==> flow/design.v <==
module cntwithen #(
    parameter BITWIDTH = 4  
) (
    input wire iClk,  
    input wire iRstN,  
    input wire iEn, 
    input wire iClr, 
    output reg [BITWIDTH - 1:0] oCnt
);
    always@(posedge iClk or negedge iRstN) begin
        if(~iRstN) begin
            oCnt <= 0;
        end else begin
            if(iClr) begin
                oCnt <= 0;
            end else begin
                oCnt <= oCnt + iEn;
            end
        end
    end
endmodule
module lsz # (
    parameter BITWIDTH = 4,
    parameter LOGBITWIDTH = $clog2(BITWIDTH)  
) (
    input wire [BITWIDTH - 1: 0] iGrey,  
    output wire [BITWIDTH - 1: 0] oOneHot,  
    output reg [LOGBITWIDTH - 1: 0] lszIdx  
);
    wire [BITWIDTH - 1: 0] tc;  
    genvar i;
    assign tc[0] = ~iGrey[0]; 
    generate 
        for (i = 1; i < BITWIDTH; i = i + 1) begin
            assign tc[i] = tc[i - 1] | ~iGrey[i];
        end
    endgenerate
    genvar j;
    assign oOneHot[0] = tc[0];
    generate 
        for(j = 1; j < BITWIDTH; j = j + 1) begin
            assign oOneHot[j] = tc[j - 1] ^ tc[j];
        end
    endgenerate
    always@(*) begin
        case(oOneHot)
            'd1 : lszIdx = 'd0;
            'd2 : lszIdx = 'd1;
            'd4 : lszIdx = 'd2;
            'd8 : lszIdx = 'd3;
            'd16 : lszIdx = 'd4;
            'd32 : lszIdx = 'd5;
            'd64 : lszIdx = 'd6;
            'd128 : lszIdx = 'd7;
            'd256 : lszIdx = 'd8;
            'd512 : lszIdx = 'd9;
            default : lszIdx = 'd0;
        endcase
    end
endmodule
module sobolrng_core #(
    parameter BITWIDTH = 8
) (
    input wire iClk,  
    input wire iRstN,  
    input wire iEn,
    input wire iClr,
    input wire [BITWIDTH - 1: 0] iOneHot,  
    input wire [BITWIDTH*BITWIDTH - 1: 0] dirVec,
    output reg [BITWIDTH - 1: 0] oRand  
);
    wire [BITWIDTH * BITWIDTH - 1: 0] orVec;
    wire [BITWIDTH - 1: 0] vec;
    assign orVec[BITWIDTH - 1: 0] = iOneHot[0] ? dirVec[BITWIDTH - 1: 0] : 0;
    genvar i;
    generate 
        for(i = 1; i < BITWIDTH; i = i + 1) begin
            assign orVec[(i+1)*BITWIDTH-1:i*BITWIDTH] = orVec[i*BITWIDTH-1:(i-1)*BITWIDTH] | (iOneHot[i] ? dirVec[(i+1)*BITWIDTH-1 : i*BITWIDTH] : 0);
        end
    endgenerate
    assign vec = orVec[BITWIDTH*BITWIDTH - 1: (BITWIDTH-1)*BITWIDTH];
    always@(posedge iClk or negedge iRstN) begin
        if(~iRstN) begin
            oRand <= 0;
        end else begin
            if(iClr) begin
                oRand <= 0;
            end else begin
                if(iEn) begin
                    oRand <= oRand ^ vec;
                end else begin 
                    oRand <= oRand;
                end 
            end 
        end
    end
endmodule
module sobolrng #(
    parameter BITWIDTH = 8
) (
    input wire iClk,  
    input wire iRstN,  
    input wire iEn, 
    input wire iClr, 
    output wire [BITWIDTH - 1: 0] sobolseq
);
    wire [BITWIDTH - 1: 0] cntNum;
    wire [BITWIDTH - 1: 0] oneHot;
    wire [BITWIDTH*BITWIDTH - 1: 0] dirVec;
    cntwithen #(
        .BITWIDTH(BITWIDTH)
    ) u_cntwithen (
        .iClk(iClk),
        .iRstN(iRstN),
        .iEn(iEn),
        .iClr(iClr),
        .oCnt(cntNum)
    );
    lsz #(
        .BITWIDTH(BITWIDTH)
    ) u_lsz (
        .iGrey(cntNum),
        .oOneHot(oneHot),
        .lszIdx()
    );
        assign dirVec[1*BITWIDTH-1 : 0*BITWIDTH] = 'd128;
        assign dirVec[2*BITWIDTH-1 : 1*BITWIDTH] = 'd64;
        assign dirVec[3*BITWIDTH-1 : 2*BITWIDTH] = 'd32;
        assign dirVec[4*BITWIDTH-1 : 3*BITWIDTH] = 'd16;
        assign dirVec[5*BITWIDTH-1 : 4*BITWIDTH] = 'd8;
        assign dirVec[6*BITWIDTH-1 : 5*BITWIDTH] = 'd4;
        assign dirVec[7*BITWIDTH-1 : 6*BITWIDTH] = 'd2;
        assign dirVec[8*BITWIDTH-1 : 7*BITWIDTH] = 'd1;
    sobolrng_core #(
        .BITWIDTH(BITWIDTH)
    ) u_sobolrng_core (
        .iClk(iClk),
        .iRstN(iRstN),
        .iEn(iEn),
        .iClr(iClr),
        .iOneHot(oneHot),
        .dirVec(dirVec),
        .oRand(sobolseq)
    );
endmodule
module parallelcnt (
    input wire iClk,
    input wire iRstN,
    input wire iA,
    input wire iB,
    output wire [1:0] oC
);
    assign oC = iA + iB;
endmodule
module uSADD #(
    parameter BINPUT = 2
) (
    input wire iClk,
    input wire iRstN, 
    input wire iA,
    input wire iB,
    output wire oC
);
    wire [BINPUT-1:0] PCout;
    reg [1:0] acc;
    parallelcnt u_parallelcnt (
        .iClk(iClk),
        .iRstN(iRstN),
        .iA(iA),
        .iB(iB),
        .oC(PCout)
    );
    always@(posedge iClk or negedge iRstN) begin
        if(~iRstN) begin
            acc <= 0;
        end else begin
            acc <= acc[0] + PCout;
        end
    end
    assign oC = acc[1];
endmodule
module uSSUB #(
    parameter BINPUT = 2
) (
    input wire iClk,
    input wire iRstN, 
    input wire iA,
    input wire iB,
    output wire oC
);
    wire [BINPUT-1:0] PCout;
    reg [1:0] acc;
    parallelcnt u_parallelcnt (
        .iClk(iClk),
        .iRstN(iRstN),
        .iA(iA),
        .iB(~iB),
        .oC(PCout)
    );
    always@(posedge iClk or negedge iRstN) begin
        if(~iRstN) begin
            acc <= 0;
        end else begin
            acc <= acc[0] + PCout;
        end
    end
    assign oC = acc[1];
endmodule
module uMUL_bi #(
    parameter BITWIDTH = 8
) (
    input wire iClk,
    input wire iRstN,
    input wire iA,
    input wire [BITWIDTH - 1: 0] iB,
    input wire loadB,
    input wire iClr,
    output reg oMult
);
    reg [BITWIDTH-1:0] iB_buff;  
    wire [BITWIDTH-1:0] sobolseqIn;
    wire [BITWIDTH-1:0] sobolseq;
    wire andTop;
    wire andBot;
    wire iA_inv = ~iA;
    always@(posedge iClk or negedge iRstN) begin
        if(~iRstN) begin
            iB_buff <= 0;
        end else begin
            if(loadB) begin
                iB_buff <= iB;
            end else begin
                iB_buff <= iB_buff;
            end
        end
    end
    sobolrng #(
        .BITWIDTH(BITWIDTH)
    ) u_sobolrngTop (
        .iClk(iClk),
        .iRstN(iRstN),
        .iEn(iA_inv), 
        .iClr(iClr),
        .sobolseq(sobolseqIn)
    );
    sobolrng #(
        .BITWIDTH(BITWIDTH)
    ) u_sobolrngBot (
        .iClk(iClk),
        .iRstN(iRstN),
        .iEn(iA), 
        .iClr(iClr),
        .sobolseq(sobolseq)
    );
    assign andTop = iA_inv & ~(iB_buff > sobolseqIn);
    assign andBot = iA & (iB_buff > sobolseq);
    always@(*) begin
        oMult <= andTop | andBot;
    end
endmodule
module uButterfly #(
    parameter BITWIDTH = 8,
              BINPUT = 2
) (
    input wire iClk,
    input wire iRstN,
    input wire loadW,
    input wire iClr,
    input wire iReal0,
    input wire iImg0,
    input wire iReal1,
    input wire iImg1,
    input wire [BITWIDTH-1:0] iwReal,
    input wire [BITWIDTH-1:0] iwImg,
    output wire oReal0,
    output wire oImg0,
    output wire oReal1,
    output wire oImg1
);
    wire eq_Real1_x_wReal;
    wire eq_Real1_x_wImg;
    wire eq_Img1_x_wReal;
    wire eq_Img1_x_wImg;
    wire scalerReal0;
    wire scalerImg0;
    wire real_eq;
    wire img_eq;
    reg biZero;
    always@(posedge iClk or negedge iRstN) begin
        if(~iRstN) begin 
            biZero <= 0;
        end else begin
            biZero <= ~biZero;
        end
    end
    uMUL_bi #(
        .BITWIDTH(BITWIDTH)
    )u_uMUL_bi_Real1_x_wReal (
        .iClk(iClk),
        .iRstN(iRstN),
        .iA(iReal1),
        .iB(iwReal),
        .loadB(loadW),
        .iClr(iClr),
        .oMult(eq_Real1_x_wReal)
    );
    uMUL_bi #(
        .BITWIDTH(BITWIDTH)
    ) u_uMUL_bi_Real1_x_wImg (
        .iClk(iClk),
        .iRstN(iRstN),
        .iA(iReal1),
        .iB(iwImg),
        .loadB(loadW),
        .iClr(iClr),
        .oMult(eq_Real1_x_wImg)
    );
    uMUL_bi #(
        .BITWIDTH(BITWIDTH)
    ) u_uMUL_bi_Img1_x_wReal (
        .iClk(iClk),
        .iRstN(iRstN),
        .iA(iImg1),
        .iB(iwReal),
        .loadB(loadW),
        .iClr(iClr),
        .oMult(eq_Img1_x_wReal)
    );
    uMUL_bi #(
        .BITWIDTH(BITWIDTH)
    ) u_uMUL_bi_Img1_x_wImg (
        .iClk(iClk),
        .iRstN(iRstN),
        .iA(iImg1),
        .iB(iwImg),
        .loadB(loadW),
        .iClr(iClr),
        .oMult(eq_Img1_x_wImg)
    );
    uSSUB #(
        .BINPUT(BINPUT)
    ) u_uSSUB_realeq (
        .iClk(iClk),
        .iRstN(iRstN),
        .iA(eq_Real1_x_wReal),
        .iB(eq_Img1_x_wImg),
        .oC(real_eq)
    );
    uSADD #(
        .BINPUT(BINPUT)
    ) u_uSADD_imgeq (
        .iClk(iClk),
        .iRstN(iRstN),
        .iA(eq_Real1_x_wImg),
        .iB(eq_Img1_x_wReal),
        .oC(img_eq) 
    );
    uSADD #(
        .BINPUT(BINPUT)
    ) u_uSADD_scalerReal (
        .iClk(iClk),
        .iRstN(iRstN),
        .iA(iReal0),
        .iB(biZero),
        .oC(scalerReal0)
    );
    uSADD #(
        .BINPUT(BINPUT)
    ) uSADD_scalerImg (
        .iClk(iClk),
        .iRstN(iRstN),
        .iA(iImg0),
        .iB(biZero),
        .oC(scalerImg0)
    );
    uSADD #(
        .BINPUT(BINPUT)
    ) u_uSADD_oReal0 (
        .iClk(iClk),
        .iRstN(iRstN),
        .iA(scalerReal0),
        .iB(real_eq),
        .oC(oReal0) 
    );
    uSADD #(
        .BINPUT(BINPUT)
    ) u_uSADD_oImg0 (
        .iClk(iClk),
        .iRstN(iRstN),
        .iA(scalerImg0),
        .iB(img_eq),
        .oC(oImg0) 
    );
    uSSUB #(
        .BINPUT(BINPUT)
    ) u_uSSUB_oReal1 (
        .iClk(iClk),
        .iRstN(iRstN),
        .iA(scalerReal0),
        .iB(real_eq),
        .oC(oReal1) 
    );
    uSSUB #(
        .BINPUT(BINPUT)
    ) u_uSSUB_oImg1 (
        .iClk(iClk),
        .iRstN(iRstN),
        .iA(scalerImg0),
        .iB(img_eq),
        .oC(oImg1) 
    );
endmodule
module uSFFT #(
    parameter BITWIDTH = 8,
    parameter BINPUT = 2
) (
    input wire iClk,
    input wire iRstN,
    input wire loadW,
    input wire iClr,
    input wire iAReal0,
    input wire iAImg0,
    input wire iAReal1,
    input wire iAImg1,
    input wire iBReal0,
    input wire iBImg0,
    input wire iBReal1,
    input wire iBImg1,
    input wire [BITWIDTH-1:0] iwReal,
    input wire [BITWIDTH-1:0] iwImg,
    output wire oCReal0,
    output wire oCImg0,
    output wire oCReal1,
    output wire oCImg1,
    output wire oDReal0,
    output wire oDImg0,
    output wire oDReal1,
    output wire oDImg1
);
    wire mid1_Real0;
    wire mid1_Img0;
    wire mid1_Real1;
    wire mid1_Img1;
    wire mid2_Real0;
    wire mid2_Img0;
    wire mid2_Real1;
    wire mid2_Img1;
    uButterfly #(
        .BITWIDTH(BITWIDTH),
        .BINPUT(BINPUT)
    ) u_uButterfly_in1 (
        .iClk(iClk),
        .iRstN(iRstN),
        .loadW(loadW),
        .iClr(iClr),
        .iReal0(iAReal0),
        .iImg0(iAImg0),
        .iReal1(iAReal1),
        .iImg1(iAImg1),
        .iwReal(iwReal),
        .iwImg(iwImg),
        .oReal0(mid1_Real0),
        .oImg0(mid1_Img0),
        .oReal1(mid1_Real1),
        .oImg1(mid1_Img1)
    );
    uButterfly #(
        .BITWIDTH(BITWIDTH),
        .BINPUT(BINPUT)
    ) u_uButterfly_in2 (
        .iClk(iClk),
        .iRstN(iRstN),
        .loadW(loadW),
        .iClr(iClr),
        .iReal0(iBReal0),
        .iImg0(iBImg0),
        .iReal1(iBReal1),
        .iImg1(iBImg1),
        .iwReal(iwReal),
        .iwImg(iwImg),
        .oReal0(mid2_Real0),
        .oImg0(mid2_Img0),
        .oReal1(mid2_Real1),
        .oImg1(mid2_Img1)
    );
    uButterfly #(
        .BITWIDTH(BITWIDTH),
        .BINPUT(BINPUT)
    ) u_uButterfly_out13 (
        .iClk(iClk),
        .iRstN(iRstN),
        .loadW(loadW),
        .iClr(iClr),
        .iReal0(mid1_Real0),
        .iImg0(mid1_Img0),
        .iReal1(mid2_Real0),
        .iImg1(mid2_Img0),
        .iwReal(iwReal),
        .iwImg(iwImg),
        .oReal0(oCReal0),
        .oImg0(oCImg0),
        .oReal1(oCReal1),
        .oImg1(oCImg1)
    );
    uButterfly #(
        .BITWIDTH(BITWIDTH),
        .BINPUT(BINPUT)
    ) u_uButterfly_out24 (
        .iClk(iClk),
        .iRstN(iRstN),
        .loadW(loadW),
        .iClr(iClr),
        .iReal0(mid1_Real1),
        .iImg0(mid1_Img1),
        .iReal1(mid2_Real1),
        .iImg1(mid2_Img1),
        .iwReal(iwReal),
        .iwImg(iwImg),
        .oReal0(oDReal0),
        .oImg0(oDImg0),
        .oReal1(oDReal1),
        .oImg1(oDImg1)
    );
endmodule
Appendix: tool output

[Tool chain data of uSFFT]
Tool output for the design above before and after an edit, in the order of the flow.
"before" refers to lines of the RTL above, "after" to lines of the edited file.
"change": "after" minus "before" as printed here.
Operators: Yosys type, input widths -> output width; for muxes data width and select width s.
Cell names lack the library's common part.
A cell with n/a has no value.
Set-up
  design top: uSFFT
  clock: iClk
  cell library: sky130hd
  library corner: tt_025C_1v80

[Diff]
Unified diff, file above to edited file.
The edit is scripted: it alters the design's behaviour and was not made to optimise anything.
begin of diff
@@ -287,8 +287,6 @@
     wire img_eq;
     reg biZero;
-    always@(posedge iClk or negedge iRstN) begin
-        if(~iRstN) begin 
-            biZero <= 0;
-        end else begin
+    always@(posedge iClk) begin
+        begin
             biZero <= ~biZero;
         end
end of diff

[Word-level counts]
Counts by Yosys on the flattened word-level netlist (proc, flatten, opt, wreduce; memories kept). Register bits leave out memories and registers merged into their read ports (data or address). Print and check cells are left out. Cells with the same type and inputs are merged into one.
Storage and ports
  register bits: before 596, after 596, change 0
  input port bits: before 28, after 28, change 0
  output and inout bits: before 8, after 8, change 0
  elaborated cells: before 1646, after 1646, change 0
Operators by class
  add/sub/neg operators: before 96, after 96, change 0
  $lt $le $gt $ge: before 32, after 32, change 0
  eq/ne operators: before 8, after 8, change 0
  muxes and demuxes: before 352, after 352, change 0
  bitwise operators: before 1048, after 1048, change 0
  reductions and logical operators: before 8, after 8, change 0
Unchanged operator kinds not shown: 26.

[Longest topological paths]
Yosys ltp: most cells in a row. Word level: on the elaborated netlist, between registers, memories and ports. Mapped: between sequential cells and ports; inverters and the memories' decode and read muxes count.
Logic depth
  depth after elaboration: before 14, after 14, change 0
  ABC_AREA: before 0, after 0
  gate-level depth with buffers: before 9, after 9, change 0
  gate-level depth less buffers: before 9, after 9, change 0

[Mapped cells and area]
Yosys stat after the flow's synthesis: flattened, memories mapped to cells. It holds for the ABC_AREA given above (unset counts as 0); a run with the other value may have another netlist.
Cells by type
  inv_1: before 287, after 280, change -7
  nor3_1: before 68, after 75, change +7
  dfrtp_1: before 596, after 592, change -4
  clkbuf_1: before 61, after 57, change -4
  o211ai_1: before 31, after 27, change -4
  a211oi_1: before 24, after 28, change +4
  o21a_1: before 8, after 12, change +4
  o221ai_1: before 8, after 4, change -4
  buf_1: before 5, after 9, change +4
  dfxtp_1: before 0, after 4, change +4
  o21ai_0: before 169, after 166, change -3
  or3_1: before 142, after 139, change -3
  nand3_1: before 102, after 105, change +3
  and3_1: before 29, after 32, change +3
  o21bai_1: before 2, after 5, change +3
  nor2_1: before 336, after 334, change -2
  a21oi_1: before 197, after 195, change -2
  nand2_1: before 101, after 99, change -2
Unchanged cell types not shown: 15.
The list need not be complete.
Mapped netlist
  standard cells after synthesis: before 3219, after 3211, change -8
  mapped area (sq um): before 32471.1, after 32418.6, change -52.5
  area of sequential cells (sq um): before 14914.3, after 14894.3, change -20.0
  flip-flop cells: before 596, after 596, change 0
By module: a second synthesis without flattening, with its own total; a netlist apart from the flattened one above.
Unflattened totals
  cell total of the unflattened synthesis: before 5748, after 5748, change 0
  area (unflattened synthesis) (sq um): before 53951.7, after 53931.7, change -20.0
Each row is one instance without its submodules.
By module, before
  sobolrng_core (BITWIDTH=8): times used 32, cells 82, area 759.5 sq um
  cntwithen (BITWIDTH=8): times used 32, cells 34, area 364.1 sq um
  uMUL_bi (BITWIDTH=8): times used 16, cells 74, area 694.4 sq um
  lsz (BITWIDTH=8): times used 32, cells 19, area 118.9 sq um
  uSADD (BINPUT=2): times used 20, cells 4, area 71.3 sq um
  uSSUB (BINPUT=2): times used 12, cells 5, area 75.1 sq um
  parallelcnt: times used 32, cells 1, area 12.5 sq um
  sobolrng (BITWIDTH=8): times used 32, cells 2, area 7.5 sq um
  uButterfly: times used 4, cells 2, area 28.8 sq um
  uSFFT: times used 1, cells 0, area 0.0 sq um
By module, after
  sobolrng_core (BITWIDTH=8): times used 32, cells 82, area 759.5 sq um
  cntwithen (BITWIDTH=8): times used 32, cells 34, area 364.1 sq um
  uMUL_bi (BITWIDTH=8): times used 16, cells 74, area 694.4 sq um
  lsz (BITWIDTH=8): times used 32, cells 19, area 118.9 sq um
  uSADD (BINPUT=2): times used 20, cells 4, area 71.3 sq um
  uSSUB (BINPUT=2): times used 12, cells 5, area 75.1 sq um
  parallelcnt: times used 32, cells 1, area 12.5 sq um
  sobolrng (BITWIDTH=8): times used 32, cells 2, area 7.5 sq um
  uButterfly: times used 4, cells 2, area 23.8 sq um
  uSFFT: times used 1, cells 0, area 0.0 sq um

[Timing after synthesis]
OpenSTA on the mapped netlist: ideal clock, no wires. The path of least setup slack (recovery checks aside). Input and output delay are each 20% of the period. Register names are those of the netlist, which keeps one name where synthesis merged equal registers.
Timing path post-synthesis
  path type: before register -> register, after register -> register
  from: before register (name not given), after register (name not given)
  to: before register u_uButterfly_out13.u_uSSUB_realeq.acc[0], after register u_uButterfly_out13.u_uSSUB_realeq.acc[0]
  period (ps): before 4000, after 4000, change 0
  setup time (ps): before 114, after 114, change 0
  launch time at the first pin (ps): before 0, after 0, change 0
  arrival (ps): before 2473, after 2502, change +29
  data required time (ps): before 3886, after 3886, change 0
  path slack (ps): before 1413, after 1384, change -29
  path delay (ps): before 2587, after 2616, change +29
  stages: before 8, after 8, change 0
  period reached after synthesis (ps): before 2587, after 2616, change +29
"path delay" is the arrival time less input delay plus setup time.
"stages" counts driving pins, that of a launching flip-flop among them; a cell with two outputs on the path counts twice.
"period reached after synthesis" is the clock period less the worst setup slack; recovery checks do not enter. This is arithmetic on one report: input and output delays are still those of the set period (20% each).
Between the ends stands the longest chain of elaborated cells between them, by number of cells; it is not shown to be the way that was timed. Of several equally long chains one is given.
A line is the first line of the expression or statement that the cell stems from. Yosys adds cells for indexed reads and writes and turns some case tables into memories.
On the way, post-synthesis, before
  path through: dfrtp_1 ha_1 a211oi_1 nor2_1 o221a_2 or4_1 fa_1 inv_1
  cells in the longest elaborated chain: 7
  elaborated cells on any way between the ends: 9
  RTL lines with such cells: 6
Ends and longest elaborated chain, post-synthesis, before
  $gt 8x8->1: line 255  | assign andTop = iA_inv & ~(iB_buff > sobolseqIn);
  $not 1->1: line 255
  $and 1x1->1: line 255
  $or 1x1->1: line 258  | oMult <= andTop | andBot;
  $not 1->1: line 197  | .iB(~iB),
  $add 1x1->2: line 153  | assign oC = iA + iB;
  $add 1x2->2: line 204  | acc <= acc[0] + PCout;
  end, assigned: line 202  | acc <= 0;
  end, assigned: line 204
  end, declared: line 192  | reg [1:0] acc;
On the way, post-synthesis, after
  path through: dfrtp_1 ha_1 a211oi_1 nor2_1 o221a_2 or4_1 fa_1 inv_1
  cells in the longest elaborated chain: 7
  elaborated cells on any way between the ends: 9
  RTL lines with such cells: 6
Ends and longest elaborated chain, post-synthesis, after
  $gt 8x8->1: line 255  | assign andTop = iA_inv & ~(iB_buff > sobolseqIn);
  $not 1->1: line 255
  $and 1x1->1: line 255
  $or 1x1->1: line 258  | oMult <= andTop | andBot;
  $not 1->1: line 197  | .iB(~iB),
  $add 1x1->2: line 153  | assign oC = iA + iB;
  $add 1x2->2: line 204  | acc <= acc[0] + PCout;
  end, assigned: line 202  | acc <= 0;
  end, assigned: line 204
  end, declared: line 192  | reg [1:0] acc;

[Path in the finished layout]
Path of least setup slack in the final report of each run of set A (OpenROAD, finished layout, wires in). Where an end is a register, its clock arrival counts in the times.
The report prints the path's times to 10 ps; the period is as set.
Timing path after layout
  path type: before register -> register, after register -> register
  from: before register (name not given), after register (name not given)
  to: before register u_uButterfly_out24.u_uSADD_imgeq.acc[0], after register u_uButterfly_out24.u_uSADD_imgeq.acc[0]
  period (ps): before 3030, after 3030, change 0
  setup time (ps): before 60, after 130, change +70
  launch time at the first pin (ps): before 580, after 590, change +10
  arrival (ps): before 3270, after 3380, change +110
  data required time (ps): before 3550, after 3480, change -70
  path slack (ps): before 280, after 100, change -180
  stages: before 9, after 9, change 0
Between the ends stands the longest chain of elaborated cells between them, by number of cells; it is not shown to be the way that was timed. Of several equally long chains one is given.
On the way, after layout, before
  path through: dfrtp_1 buf_4 ha_1 a21o_1 a21o_1 a2111oi_0 nor4_1 buf_4 fa_1
  cells in the longest elaborated chain: 6
  elaborated cells on any way between the ends: 8
  RTL lines with such cells: 5
Ends and longest elaborated chain, after layout, before
  $gt 8x8->1: line 255  | assign andTop = iA_inv & ~(iB_buff > sobolseqIn);
  $not 1->1: line 255
  $and 1x1->1: line 255
  $or 1x1->1: line 258  | oMult <= andTop | andBot;
  $add 1x1->2: line 153  | assign oC = iA + iB;
  $add 1x2->2: line 177  | acc <= acc[0] + PCout;
  end, assigned: line 175  | acc <= 0;
  end, assigned: line 177
  end, declared: line 165  | reg [1:0] acc;
On the way, after layout, after
  path through: dfrtp_1 buf_4 ha_1 o21ai_0 nor2_1 o221a_2 nor4_1 buf_4 fa_1
  cells in the longest elaborated chain: 6
  elaborated cells on any way between the ends: 8
  RTL lines with such cells: 5
Ends and longest elaborated chain, after layout, after
  $gt 8x8->1: line 255  | assign andTop = iA_inv & ~(iB_buff > sobolseqIn);
  $not 1->1: line 255
  $and 1x1->1: line 255
  $or 1x1->1: line 258  | oMult <= andTop | andBot;
  $add 1x1->2: line 153  | assign oC = iA + iB;
  $add 1x2->2: line 177  | acc <= acc[0] + PCout;
  end, assigned: line 175  | acc <= 0;
  end, assigned: line 177
  end, declared: line 165  | reg [1:0] acc;

[Flow runs]
Runs of the flow (Yosys, OpenROAD) on both versions; the two runs of a pair have the same settings. The constraints put input and output delay at 20% of the set period each and load the outputs with 0.01 pF.
Flow settings, set A
  period_ns: 3.03
  CAP_MARGIN: 20
  CORE_MARGIN: 2
  CORE_UTILIZATION: 40
  SLEW_MARGIN: 20
Measured results, set A
  mapped cell area after synthesis (sq um): before 32471.1, after 32418.6, change -52.5
  area inside the die boundary (sq um): before 83471.9, after 83339.0, change -132.9
  standard-cell area after layout (sq um): before 36829.1, after 36790.3, change -38.8
  post-layout utilization (%): before 45.8, after 45.7, change -0.1
  smallest setup slack (ps): before 278, after 96, change -182
  setup TNS (ps): before 0, after 0, change 0
  smallest hold slack (ps): before 430, after 419, change -11
  achieved period (ps): before 2752, after 2934, change +182
Flow settings, set B
  CAP_MARGIN: 25
  CELL_PAD_IN_SITES_GLOBAL_PLACEMENT: 1
  CORE_ASPECT_RATIO: 1.04
  CORE_UTILIZATION: 64
  CTS_CLUSTER_DIAMETER: 234
  GPL_ROUTABILITY_DRIVEN: 1
  PLACE_DENSITY: 0.39
  SETUP_SLACK_MARGIN: 0.26
  SLEW_MARGIN: 35
  TNS_END_PERCENT: 25
  period_ns: 2.43
  CORE_MARGIN: 2
Measured results, set B
  mapped cell area after synthesis (sq um): before 32471.1, after 32418.6, change -52.5
  area inside the die boundary (sq um): before 52553.2, after 52470.8, change -82.4
  standard-cell area after layout (sq um): before 37292.0, after 37390.9, change +98.9
  post-layout utilization (%): before 74.1, after 74.3, change +0.2
  smallest setup slack (ps): before -123, after -125, change -2
  setup TNS (ps): before -809, after -912, change -103
  smallest hold slack (ps): before 235, after 270, change +35
  achieved period (ps): before 2553, after 2555, change +2
"achieved period": clock period set for the run, less the worst setup slack. It is reckoned from that one timing run; input and output delays stay at 20% of the period that was set.
